==> flow/design.v <==
`timescale 100ps/10ps
module triangle(clk, reset, nt, xi, yi, busy, po, xo, yo);
input        clk, reset, nt;
input  [2:0] xi, yi;
output       busy, po;
output [2:0] xo, yo;
reg busy, po;
reg [4:0] state, next_state;  
reg [6:0] x_cor[0:2];         
reg [6:0] y_cor[0:2];         
reg [1:0] s0_count;           
reg s1_count;                 
reg s2_count;                 
reg s7_count;                 
reg [4:0] horiz;              
reg [3:0] out_count;          
reg signed [8:0] a[0:1];      
reg signed [8:0] b[0:1];      
reg signed [8:0] c[0:1];      
reg [3:0] ep, save_ep;        
reg signed [7:0] value;       
reg [1:0] o_idx;              
reg [2:0] xo, yo;             
reg loc;                      
reg [3:0] start;              
parameter s0=5'd0,s1=5'd1,s2=5'd2,s3=5'd3,s4=5'd4,s5=5'd5,s6=5'd6,s7=5'd7;
integer i,j;
always @(posedge clk or posedge reset)begin
    if(reset) state<=s0;
    else state<=next_state;
end
always @(*)begin
    case(state)
        s0:next_state=(s0_count==2'd3)?s1:s0;
        s1:next_state=(s1_count==1'b1)?s2:s1;
        s2:next_state=(out_count==y_cor[0]||out_count==y_cor[1]||out_count==y_cor[2])?s5:((s2_count==1'b1)?((value==8'd0)?s5:((value[7]==1'b0)?s3:s4)):s2);
        s3:next_state=(o_idx==2'd2)?s5:s2;
        s4:next_state=(o_idx==2'd1)?s5:s2;
        s5:next_state=(out_count==y_cor[0]||out_count==y_cor[2])?s6:((loc==1'b0)?((out_count==y_cor[1])?((start==x_cor[1])?s6:s5):((start==ep)?s6:s5)):((start==x_cor[0])?s6:s5));
        s6:next_state=(out_count==y_cor[2])?s7:s2;
        s7:next_state=(s7_count==1'b1)?s0:s7;
        default:next_state=s0;
    endcase
end
always @(posedge clk or posedge reset)begin
    if(reset) busy<=1'b0;
    else begin
        if(state==s7&&s7_count==1'b1) busy<=1'b0;
        else if(state==s0&&s0_count==2'd0&&nt==1'b0) busy<=1'b0;
        else busy<=1'b1;
    end
end
always @(posedge clk or posedge reset)begin
    if(reset) s0_count<=2'd0;
    else begin
        if(state==s7) s0_count<=2'd0;
        else if(state==s0&&s0_count==2'd0&&nt==1'b0) s0_count<=2'd0;
        else s0_count<=s0_count+2'd1;
    end
end
always @(posedge clk or posedge reset)begin
    if(reset)begin
        s1_count<=1'b0;
    end
    else begin
        if(state==s1) s1_count<=1'b1;
        else s1_count<=1'b0;
    end
end
always @(posedge clk or posedge reset)begin
    if(reset)begin
        s2_count<=1'b0;
    end
    else begin
        if(state==s2) s2_count<=1'b1;
        else s2_count<=1'b0;
    end
end
always @(posedge clk or posedge reset)begin
    if(reset)begin
        s7_count<=1'b0;
    end
    else begin
        if(state==s7) s7_count<=1'b1;
        else s7_count<=1'b0;
    end
end
always @(posedge clk or posedge reset)begin
    if(reset)begin
        loc<=1'b0;
    end
    else begin
        if(state==s1)begin
            if(x_cor[1]>x_cor[0]) loc<=1'b0;
            else loc<=1'b1;
        end
    end
end
always @(posedge clk or posedge reset)begin
    if(reset)begin
        for(i=0;i<2;i=i+1)begin
            a[i]<=9'd0;
        end
    end
    else begin
        case(state)
            s1:begin
                if(loc==1'b0)begin
                    a[0]<=($signed(y_cor[1])-$signed(y_cor[0]));
                    a[1]<=($signed(y_cor[2])-$signed(y_cor[1]));
                end
                else begin
                    a[0]<=($signed(y_cor[1])-$signed(y_cor[0]));
                    a[1]<=(~($signed(y_cor[2])-$signed(y_cor[1])))+9'd1;
                end
            end
        endcase
    end
end
always @(posedge clk or posedge reset)begin
    if(reset)begin
        for(i=0;i<2;i=i+1)begin
            b[i]<=9'd0;
        end
    end
    else begin
        case(state)
            s1:begin
                if(loc==1'b0)begin
                    b[0]<=(~($signed(x_cor[1])-$signed(x_cor[0])))+9'd1;
                    b[1]<=(~($signed(x_cor[2])-$signed(x_cor[1])))+9'd1;
                end
                else begin
                    b[0]<=(~($signed(x_cor[1])-$signed(x_cor[0])))+9'd1;
                    b[1]<=($signed(x_cor[2])-$signed(x_cor[1]));
                end
            end
        endcase
    end
end
always @(posedge clk or posedge reset)begin
    if(reset)begin
        for(i=0;i<2;i=i+1)begin
            c[i]<=9'd0;
        end
    end
    else begin
        case(state)
            s1:begin
                if(loc==1'b0)begin
                    c[0]<=($signed(y_cor[0]*x_cor[1])-$signed(y_cor[1]*x_cor[0]));
                    c[1]<=($signed(y_cor[1]*x_cor[2])-$signed(y_cor[2]*x_cor[1]));
                end
                else begin
                    c[0]<=($signed(y_cor[0]*x_cor[1])-$signed(y_cor[1]*x_cor[0]));
                    c[1]<=(~($signed(y_cor[1]*x_cor[2])-$signed(y_cor[2]*x_cor[1])))+9'd1;
                end
            end
        endcase
    end
end
always @(posedge clk or posedge reset)begin
    if(reset)begin
        for(i=0;i<3;i=i+1)begin
            x_cor[i]<=7'd0;
        end
    end
    else begin
        case(state)
            s0:begin
                x_cor[s0_count]<=xi;
            end
        endcase
    end
end
always @(posedge clk or posedge reset)begin
    if(reset)begin
        for(i=0;i<3;i=i+1)begin
            y_cor[i]<=7'd0;
        end
    end
    else begin
        case(state)
            s0:begin
                y_cor[s0_count]<=yi;
            end
        endcase
    end
end
always @(posedge clk or posedge reset)begin
    if(reset) begin
        horiz<=5'd0;
    end
    else begin
        case(state)
            s1:begin
                horiz<=(x_cor[1]-x_cor[0]);
            end
        endcase
    end
end
always @(posedge clk or posedge reset)begin
    if(reset)begin
        out_count<=4'd0;
    end
    else begin
        case(state)
            s1:out_count<=y_cor[0];
            s6:out_count<=out_count+4'd1;
        endcase
    end
end
always @(posedge clk or posedge reset)begin
    if(reset)begin
        ep<=4'd0;
    end
    else begin
        if(loc==1'b0)begin
            if(state==s6) ep<=save_ep;
            else if(state==s3)begin
                if(out_count<y_cor[1])begin
                    if(o_idx==2'd2) ep<=ep;
                    else ep<=ep+4'd1;
                end
                else ep<=ep-4'd1;
            end
            else if(state==s4)begin
                if(out_count<y_cor[1]) ep<=ep-4'd1;
                else begin
                    if(o_idx==2'd1) ep<=ep;
                    else ep<=ep+4'd1;
                end
            end
            else ep<=ep;
        end
        else begin
            if(state==s6) ep<=save_ep;
            else if(state==s3)begin
                if(out_count<y_cor[1])begin
                    if(o_idx==2'd2) ep<=ep;
                    else ep<=ep-4'd1;
                end
                else ep<=ep+4'd1;
            end
            else if(state==s4)begin
                if(out_count<y_cor[1]) ep<=ep+4'd1;
                else begin
                    if(o_idx==2'd1) ep<=ep;
                    else ep<=ep-4'd1;
                end
            end
            else ep<=ep;
        end
    end
end
always @(posedge clk or posedge reset)begin
    if(reset)begin
        o_idx<=2'd0;
    end
    else begin
        if(state==s3) o_idx<=2'd1;
        else if(state==s4) o_idx<=2'd2;
        else if(state==s5) o_idx<=2'd0;
    end
end
always @(posedge clk or posedge reset)begin
    if(reset)begin
        save_ep<=4'd0;
    end
    else begin
        if(state==s1) save_ep<=(x_cor[0]+x_cor[1])>>1;
    end
end
always @(posedge clk or posedge reset)begin
    if(reset)begin
        value<=8'd0;
    end
    else begin
        if(state==s2) begin
            if(out_count==y_cor[0]||out_count==y_cor[1]||out_count==y_cor[2]) value<=8'd0;
            else if(out_count<y_cor[1]) begin
                value<=(a[0]*$signed(ep))+(b[0]*$signed(out_count))+c[0];
            end
            else begin
                value<=(a[1]*$signed(ep))+(b[1]*$signed(out_count))+c[1];
            end
        end
    end
end
always @(posedge clk or posedge reset)begin
    if(reset) po<=1'b0;
    else if(state==s5) po<=1'b1;
    else po<=1'b0;
end
always @(posedge clk)begin
    if(state==s5) start<=start+4'd1;
    else begin
        if(loc==1'b0) start<=x_cor[0];
        else begin
            if(out_count==y_cor[1]) start<=x_cor[1];
            else start<=ep;
        end
    end
end
always @(posedge clk or posedge reset)begin
    if(reset)begin
        xo<=3'd0;
    end
    else begin
        if(state==s5)begin
            if(out_count==y_cor[0]) xo<=x_cor[0];
            else if(out_count==y_cor[2]) xo<=x_cor[2];
            else xo<=start;
        end
    end
end
always @(posedge clk or posedge reset)begin
    if(reset)begin
        yo<=3'd0;
    end
    else begin
        if(state==s5)begin
            if(out_count==y_cor[0]) yo<=y_cor[0];
            else if(out_count==y_cor[2]) yo<=y_cor[2];
            else yo<=out_count;
        end
    end
end
endmodule
-- Tool chain data of triangle
Module triangle before and after one edit of its RTL, step after step.
"before" refers to lines of the RTL above, "after" to lines of the edited file.
"change" is "after" less "before", of the values as shown; "relative change" is that difference over "before", in percent.
Cell names lack the library's common part.
Not given: --
- top: triangle
- clock port: clk
- cell library: sky130hd
- timing corner: tt_025C_1v80

-- The edit
The edit as a unified diff against the file above.
A script made this edit. It changes what the design does and was not meant as an optimisation.
begin of diff
@@ -280,5 +280,5 @@
             if(out_count==y_cor[0]||out_count==y_cor[1]||out_count==y_cor[2]) value<=8'd0;
             else if(out_count<y_cor[1]) begin
-                value<=(a[0]*$signed(ep))+(b[0]*$signed(out_count))+c[0];
+                value<=(a[0]&$signed(ep))+(b[0]*$signed(out_count))+c[0];
             end
             else begin
end of diff

-- Elaborated design
Counts by Yosys on the flattened word-level netlist (proc, flatten, opt, wreduce). Print and check cells are left out.
- word-level totals (what ; before ; after ; change ; relative change (%)):
    register bits after elaboration ; 112 ; 107 ; -5 ; -4.46
    input bits ; 9 ; 9 ; 0 ; 0.00
    output and inout bits ; 8 ; 8 ; 0 ; 0.00
    cells after elaboration ; 159 ; 159 ; 0 ; 0.00
- operators by class (what ; before ; after ; change ; relative change (%)):
    add/subtract/negate cells ; 23 ; 23 ; 0 ; 0.00
    $mul ; 8 ; 7 ; -1 ; -12.50
    $lt $le $gt $ge ; 2 ; 2 ; 0 ; 0.00
    equality and inequality tests ; 20 ; 20 ; 0 ; 0.00
    multiplexer cells ; 57 ; 57 ; 0 ; 0.00
    bitwise logic cells ; 5 ; 6 ; +1 ; +20.00
    reductions and logical operators ; 16 ; 16 ; 0 ; 0.00
- operator list (kind ; before ; after ; change ; relative change (%)):
    9-bit by 4-bit multiplier with 8-bit output ; 4 ; 3 ; -1 ; -25.00
    4-bit AND ; 0 ; 1 ; +1 ; --
Unchanged operator kinds not shown: 42.

-- Depth
Depth = most cells in a row (Yosys ltp): at word level without a register or memory, in the mapped netlist without a sequential cell, where the memories' decode and read muxes count.
- depth (what ; before ; after ; change ; relative change (%)):
    depth after elaboration ; 7 ; 7 ; 0 ; 0.00
    ABC_AREA ; 0 ; 0 ; -- ; --
    gate-level depth with buffers ; 19 ; 19 ; 0 ; 0.00
    depth with buffers taken out ; 17 ; 17 ; 0 ; 0.00

-- Synthesis result
Yosys stat after the flow's synthesis: flattened, memories mapped to cells. It holds for the ABC_AREA given above (unset counts as 0); a run with the other value may have another netlist.
- cell types (cell type ; before ; after ; change ; relative change (%)):
    ha_1 ; 108 ; 95 ; -13 ; -12.04
    fa_1 ; 91 ; 78 ; -13 ; -14.29
    o21ai_1 ; 0 ; 10 ; +10 ; --
    and2_1 ; 44 ; 35 ; -9 ; -20.45
    o21ai_0 ; 25 ; 18 ; -7 ; -28.00
    nand2b_1 ; 15 ; 8 ; -7 ; -46.67
    xor2_1 ; 26 ; 21 ; -5 ; -19.23
    mux2i_1 ; 20 ; 16 ; -4 ; -20.00
    nand3_1 ; 9 ; 13 ; +4 ; +44.44
    inv_1 ; 140 ; 137 ; -3 ; -2.14
    mux2_2 ; 34 ; 31 ; -3 ; -8.82
    clkbuf_1 ; 22 ; 19 ; -3 ; -13.64
    nand2_1 ; 85 ; 83 ; -2 ; -2.35
    o22ai_1 ; 9 ; 7 ; -2 ; -22.22
    nand2_2 ; 2 ; 0 ; -2 ; -100.00
    o2bb2ai_1 ; 2 ; 0 ; -2 ; -100.00
    xnor3_1 ; 2 ; 0 ; -2 ; -100.00
    a21boi_1 ; 0 ; 2 ; +2 ; --
Unchanged cell types not shown: 19.
The list need not be complete.
- mapped netlist (what ; before ; after ; change ; relative change (%)):
    mapped cells ; 1005 ; 958 ; -47 ; -4.68
    chip area (Yosys) (sq um) ; 9816.9 ; 9262.6 ; -554.3 ; -5.65
    sequential area (sq um) ; 2608.8 ; 2608.8 ; 0.0 ; 0.00
    flip-flops ; 105 ; 105 ; 0 ; 0.00

-- Timing after synthesis
Path of least setup slack by OpenSTA after synthesis, without wires, with an ideal clock, recovery checks aside; 20% of the period is set as input and as output delay. Where synthesis merged equal registers, the netlist keeps one of their names.
- path after synthesis (what ; before ; after ; change ; relative change (%)):
    path type ; register -> register ; register -> register ; -- ; --
    start point ; reg ep[3] ; reg out_count[2] ; -- ; --
    end point ; reg value[7] ; reg value[7] ; -- ; --
    period (ps) ; 5000 ; 5000 ; 0 ; 0.00
    launch time at the first pin (ps) ; 0 ; 0 ; 0 ; --
    data arrival time (ps) ; 4663 ; 4611 ; -52 ; -1.12
    required time (ps) ; 4866 ; 4878 ; +12 ; +0.25
    slack (ps) ; 203 ; 267 ; +64 ; --
    path delay (ps) ; 4797 ; 4733 ; -64 ; -1.33
    stages ; 17 ; 18 ; +1 ; +5.88
    buffers on the path ; 1 ; 2 ; +1 ; +100.00
    synthesis period reached (ps) ; 4797 ; 4733 ; -64 ; -1.33
"path delay" is the arrival time less input delay plus setup time.
"stages" counts driving pins, that of a launching flip-flop among them; a cell with two outputs on the path counts twice.
"synthesis period reached" = period - worst setup slack (recovery checks aside). The figure is calculated, with input and output delays left at 20% of the set period.
Between the ends stands the longest chain of elaborated cells between them, by number of cells; it is not shown to be the way that was timed. Of several equally long chains one is given.
A line is the first line of the expression or statement that the cell stems from. Yosys adds cells for indexed reads and writes and turns some case tables into memories.
A register here has more assigning lines than the two given.
On the way, after synthesis, before:
- cell sequence: dfrtp_1 > clkbuf_1 > nand2b_1 > fa_1 > fa_1 > inv_1 > fa_1 > fa_1 > fa_1 > ha_1 > a21oi_1 > nor2_1 > o211ai_1 > nand2_1 > xnor2_1 > mux2i_1 > o22ai_1
- noted length of the longest elaborated chain: 5
- elaborated cells between the ends (all ways) at 8
- classes of those cells: add/sub (4); mul (2); mux (2)
- ends and longest elaborated chain, after synthesis, before (what ; RTL line ; RTL):
    start: declaration ; 20 ; reg [3:0] ep, save_ep;
    start: assignment ; 219 ; if(state==s6) ep<=save_ep;
    start: assignment ; 222 ; if(o_idx==2'd2) ep<=ep;
    9-bit by 4-bit multiplier with 8-bit output ; 285 ; value<=(a[1]*$signed(ep))+(b[1]*$signed(out_count))+c[1];
    8-bit adder (2 in a row) ; 285 ;
    8-bit 2-to-1 mux ; 281 ; else if(out_count<y_cor[1]) begin
    8-bit 2-to-1 mux ; 280 ; if(out_count==y_cor[0]||out_count==y_cor[1]||out_count==y_cor[2]) value<=8'd0;
    end: assignment ; 282 ; value<=(a[0]*$signed(ep))+(b[0]*$signed(out_count))+c[0];
    end: assignment ; 285 ;
    end: declaration ; 21 ; reg signed [7:0] value;
On the way, after synthesis, after:
- cell sequence: dfrtp_1 > buf_2 > clkbuf_1 > nand2_1 > fa_1 > fa_1 > inv_1 > fa_1 > fa_1 > fa_1 > ha_1 > a21o_1 > a21oi_1 > o21a_1 > nor2_1 > o211ai_1 > nor2b_1 > o21ai_1
- noted length of the longest elaborated chain: 5
- elaborated cells between the ends (all ways) at 14
- classes of those cells: add/sub (4); mul (2); compare (1); eq/ne (3); mux (2); reduce/logical (2)
- ends and longest elaborated chain, after synthesis, after (what ; RTL line ; RTL):
    start: declaration ; 16 ; reg [3:0] out_count;
    start: assignment ; 208 ; s1:out_count<=y_cor[0];
    start: assignment ; 209 ; s6:out_count<=out_count+4'd1;
    9-bit by 4-bit multiplier with 8-bit output ; 285 ; value<=(a[1]*$signed(ep))+(b[1]*$signed(out_count))+c[1];
    8-bit adder (2 in a row) ; 285 ;
    8-bit 2-to-1 mux ; 281 ; else if(out_count<y_cor[1]) begin
    8-bit 2-to-1 mux ; 280 ; if(out_count==y_cor[0]||out_count==y_cor[1]||out_count==y_cor[2]) value<=8'd0;
    end: assignment ; 282 ; value<=(a[0]&$signed(ep))+(b[0]*$signed(out_count))+c[0];
    end: assignment ; 285 ;
    end: declaration ; 21 ; reg signed [7:0] value;

-- Timing after layout
From the final timing report of each run of pair 1: the path of least setup slack in the routed layout; clock arrival at registers is part of the times.
The report prints the path's times to 10 ps; the period is as set.
- path after layout (what ; before ; after ; change ; relative change (%)):
    path type ; register -> register ; register -> register ; -- ; --
    start point ; reg out_count[2] ; reg b[1][0] ; -- ; --
    end point ; reg value[7] ; reg value[7] ; -- ; --
    period (ps) ; 5000 ; 5000 ; 0 ; 0.00
    launch time at the first pin (ps) ; 360 ; 370 ; +10 ; +2.78
    data arrival time (ps) ; 4910 ; 4870 ; -40 ; -0.81
    required time (ps) ; 5230 ; 5240 ; +10 ; +0.19
    slack (ps) ; 320 ; 370 ; +50 ; --
    stages ; 16 ; 16 ; 0 ; 0.00
    buffers on the path ; 0 ; 0 ; 0 ; --
Between the ends stands the longest chain of elaborated cells between them, by number of cells; it is not shown to be the way that was timed. Of several equally long chains one is given.
A register here has more assigning lines than the two given.
On the way, after layout, before:
- cell sequence: dfrtp_1 > nand2_1 > fa_1 > fa_1 > inv_1 > fa_1 > fa_1 > fa_1 > ha_1 > a21oi_1 > nor2_1 > o211ai_1 > nand2_1 > xnor2_1 > mux2i_1 > o22ai_1
- noted length of the longest elaborated chain: 5
- elaborated cells between the ends (all ways) at 14
- classes of those cells: add/sub (4); mul (2); compare (1); eq/ne (3); mux (2); reduce/logical (2)
- ends and longest elaborated chain, after layout, before (what ; RTL line ; RTL):
    start: declaration ; 16 ; reg [3:0] out_count;
    start: assignment ; 208 ; s1:out_count<=y_cor[0];
    start: assignment ; 209 ; s6:out_count<=out_count+4'd1;
    9-bit by 4-bit multiplier with 8-bit output ; 285 ; value<=(a[1]*$signed(ep))+(b[1]*$signed(out_count))+c[1];
    8-bit adder (2 in a row) ; 285 ;
    8-bit 2-to-1 mux ; 281 ; else if(out_count<y_cor[1]) begin
    8-bit 2-to-1 mux ; 280 ; if(out_count==y_cor[0]||out_count==y_cor[1]||out_count==y_cor[2]) value<=8'd0;
    end: assignment ; 282 ; value<=(a[0]*$signed(ep))+(b[0]*$signed(out_count))+c[0];
    end: assignment ; 285 ;
    end: declaration ; 21 ; reg signed [7:0] value;
On the way, after layout, after:
- cell sequence: dfrtp_1 > nand2b_1 > fa_1 > fa_1 > inv_1 > fa_1 > fa_1 > fa_1 > ha_1 > a21o_1 > a21oi_1 > o21a_1 > nor2_1 > o211ai_1 > nor2b_1 > o21ai_1
- noted length of the longest elaborated chain: 5
- elaborated cells between the ends (all ways) at 5
- classes of those cells: add/sub (2); mul (1); mux (2)
- ends and longest elaborated chain, after layout, after (what ; RTL line ; RTL):
    start: declaration ; 18 ; reg signed [8:0] b[0:1];
    start: assignment ; 131 ; b[1]<=(~($signed(x_cor[2])-$signed(x_cor[1])))+9'd1;
    start: assignment ; 135 ; b[1]<=($signed(x_cor[2])-$signed(x_cor[1]));
    9-bit by 4-bit multiplier with 8-bit output ; 285 ; value<=(a[1]*$signed(ep))+(b[1]*$signed(out_count))+c[1];
    8-bit adder (2 in a row) ; 285 ;
    8-bit 2-to-1 mux ; 281 ; else if(out_count<y_cor[1]) begin
    8-bit 2-to-1 mux ; 280 ; if(out_count==y_cor[0]||out_count==y_cor[1]||out_count==y_cor[2]) value<=8'd0;
    end: assignment ; 282 ; value<=(a[0]&$signed(ep))+(b[0]*$signed(out_count))+c[0];
    end: assignment ; 285 ;
    end: declaration ; 21 ; reg signed [7:0] value;

-- Flow runs
Runs of the flow (Yosys, OpenROAD) on both versions; the two runs of a pair have the same settings. The constraints put input and output delay at 20% of the set period each and load the outputs with 0.01 pF.
Flow settings, pair 1:
- CORE_UTILIZATION: 40
- period_ns at 5.0
- noted CAP_MARGIN: 20
- CORE_MARGIN at 2
- SLEW_MARGIN: 20
- final reports, pair 1 (what ; before ; after ; change ; relative change (%)):
    chip area in the Yosys report (sq um) ; 9816.9 ; 9262.6 ; -554.3 ; -5.65
    die outline area (sq um) ; 25811.6 ; 24389.1 ; -1422.5 ; -5.51
    area of the standard cells in the finished layout (sq um) ; 10685.2 ; 10063.4 ; -621.8 ; -5.82
    utilization after routing ; 0.442 ; 0.443 ; +0.001 ; --
    worst setup slack after layout (ps) ; 319 ; 375 ; +56 ; --
    setup total negative slack (ps) ; 0 ; 0 ; 0 ; --
    lowest hold slack (ps) ; 493 ; 477 ; -16 ; --
    total design power (W) ; 0.002053 ; 0.002061 ; +0.000008 ; +0.39
    achieved clock period (ps) ; 4681 ; 4625 ; -56 ; -1.20
Flow settings, pair 2:
- ABC_AREA at 0
- noted CAP_MARGIN: 0
- CORE_ASPECT_RATIO: 1.39
- CORE_UTILIZATION: 55
- noted CTS_CLUSTER_DIAMETER: 304
- PLACE_DENSITY_LB_ADDON: 0.01
- noted SETUP_SLACK_MARGIN: 1.14
- SLEW_MARGIN: 40
- period_ns at 7.3
- CORE_MARGIN at 2
- final reports, pair 2 (what ; before ; after ; change ; relative change (%)):
    chip area in the Yosys report (sq um) ; 9816.9 ; 9262.6 ; -554.3 ; -5.65
    die outline area (sq um) ; 18947.5 ; 17909.0 ; -1038.5 ; -5.48
    area of the standard cells in the finished layout (sq um) ; 10501.3 ; 9894.5 ; -606.8 ; -5.78
    utilization after routing ; 0.601 ; 0.604 ; +0.003 ; --
    worst setup slack after layout (ps) ; 2320 ; 2117 ; -203 ; --
    setup total negative slack (ps) ; 0 ; 0 ; 0 ; --
    lowest hold slack (ps) ; 483 ; 486 ; +3 ; --
    total design power (W) ; 0.001399 ; 0.001425 ; +0.000026 ; +1.86
    achieved clock period (ps) ; 4980 ; 5183 ; +203 ; +4.08
By "achieved clock period" is meant the clock period of the run minus its worst setup slack. This is arithmetic on one report: input and output delays are still those of the set period (20% each).
"total design power" is the tool's figure for a default switching activity; nothing was simulated.
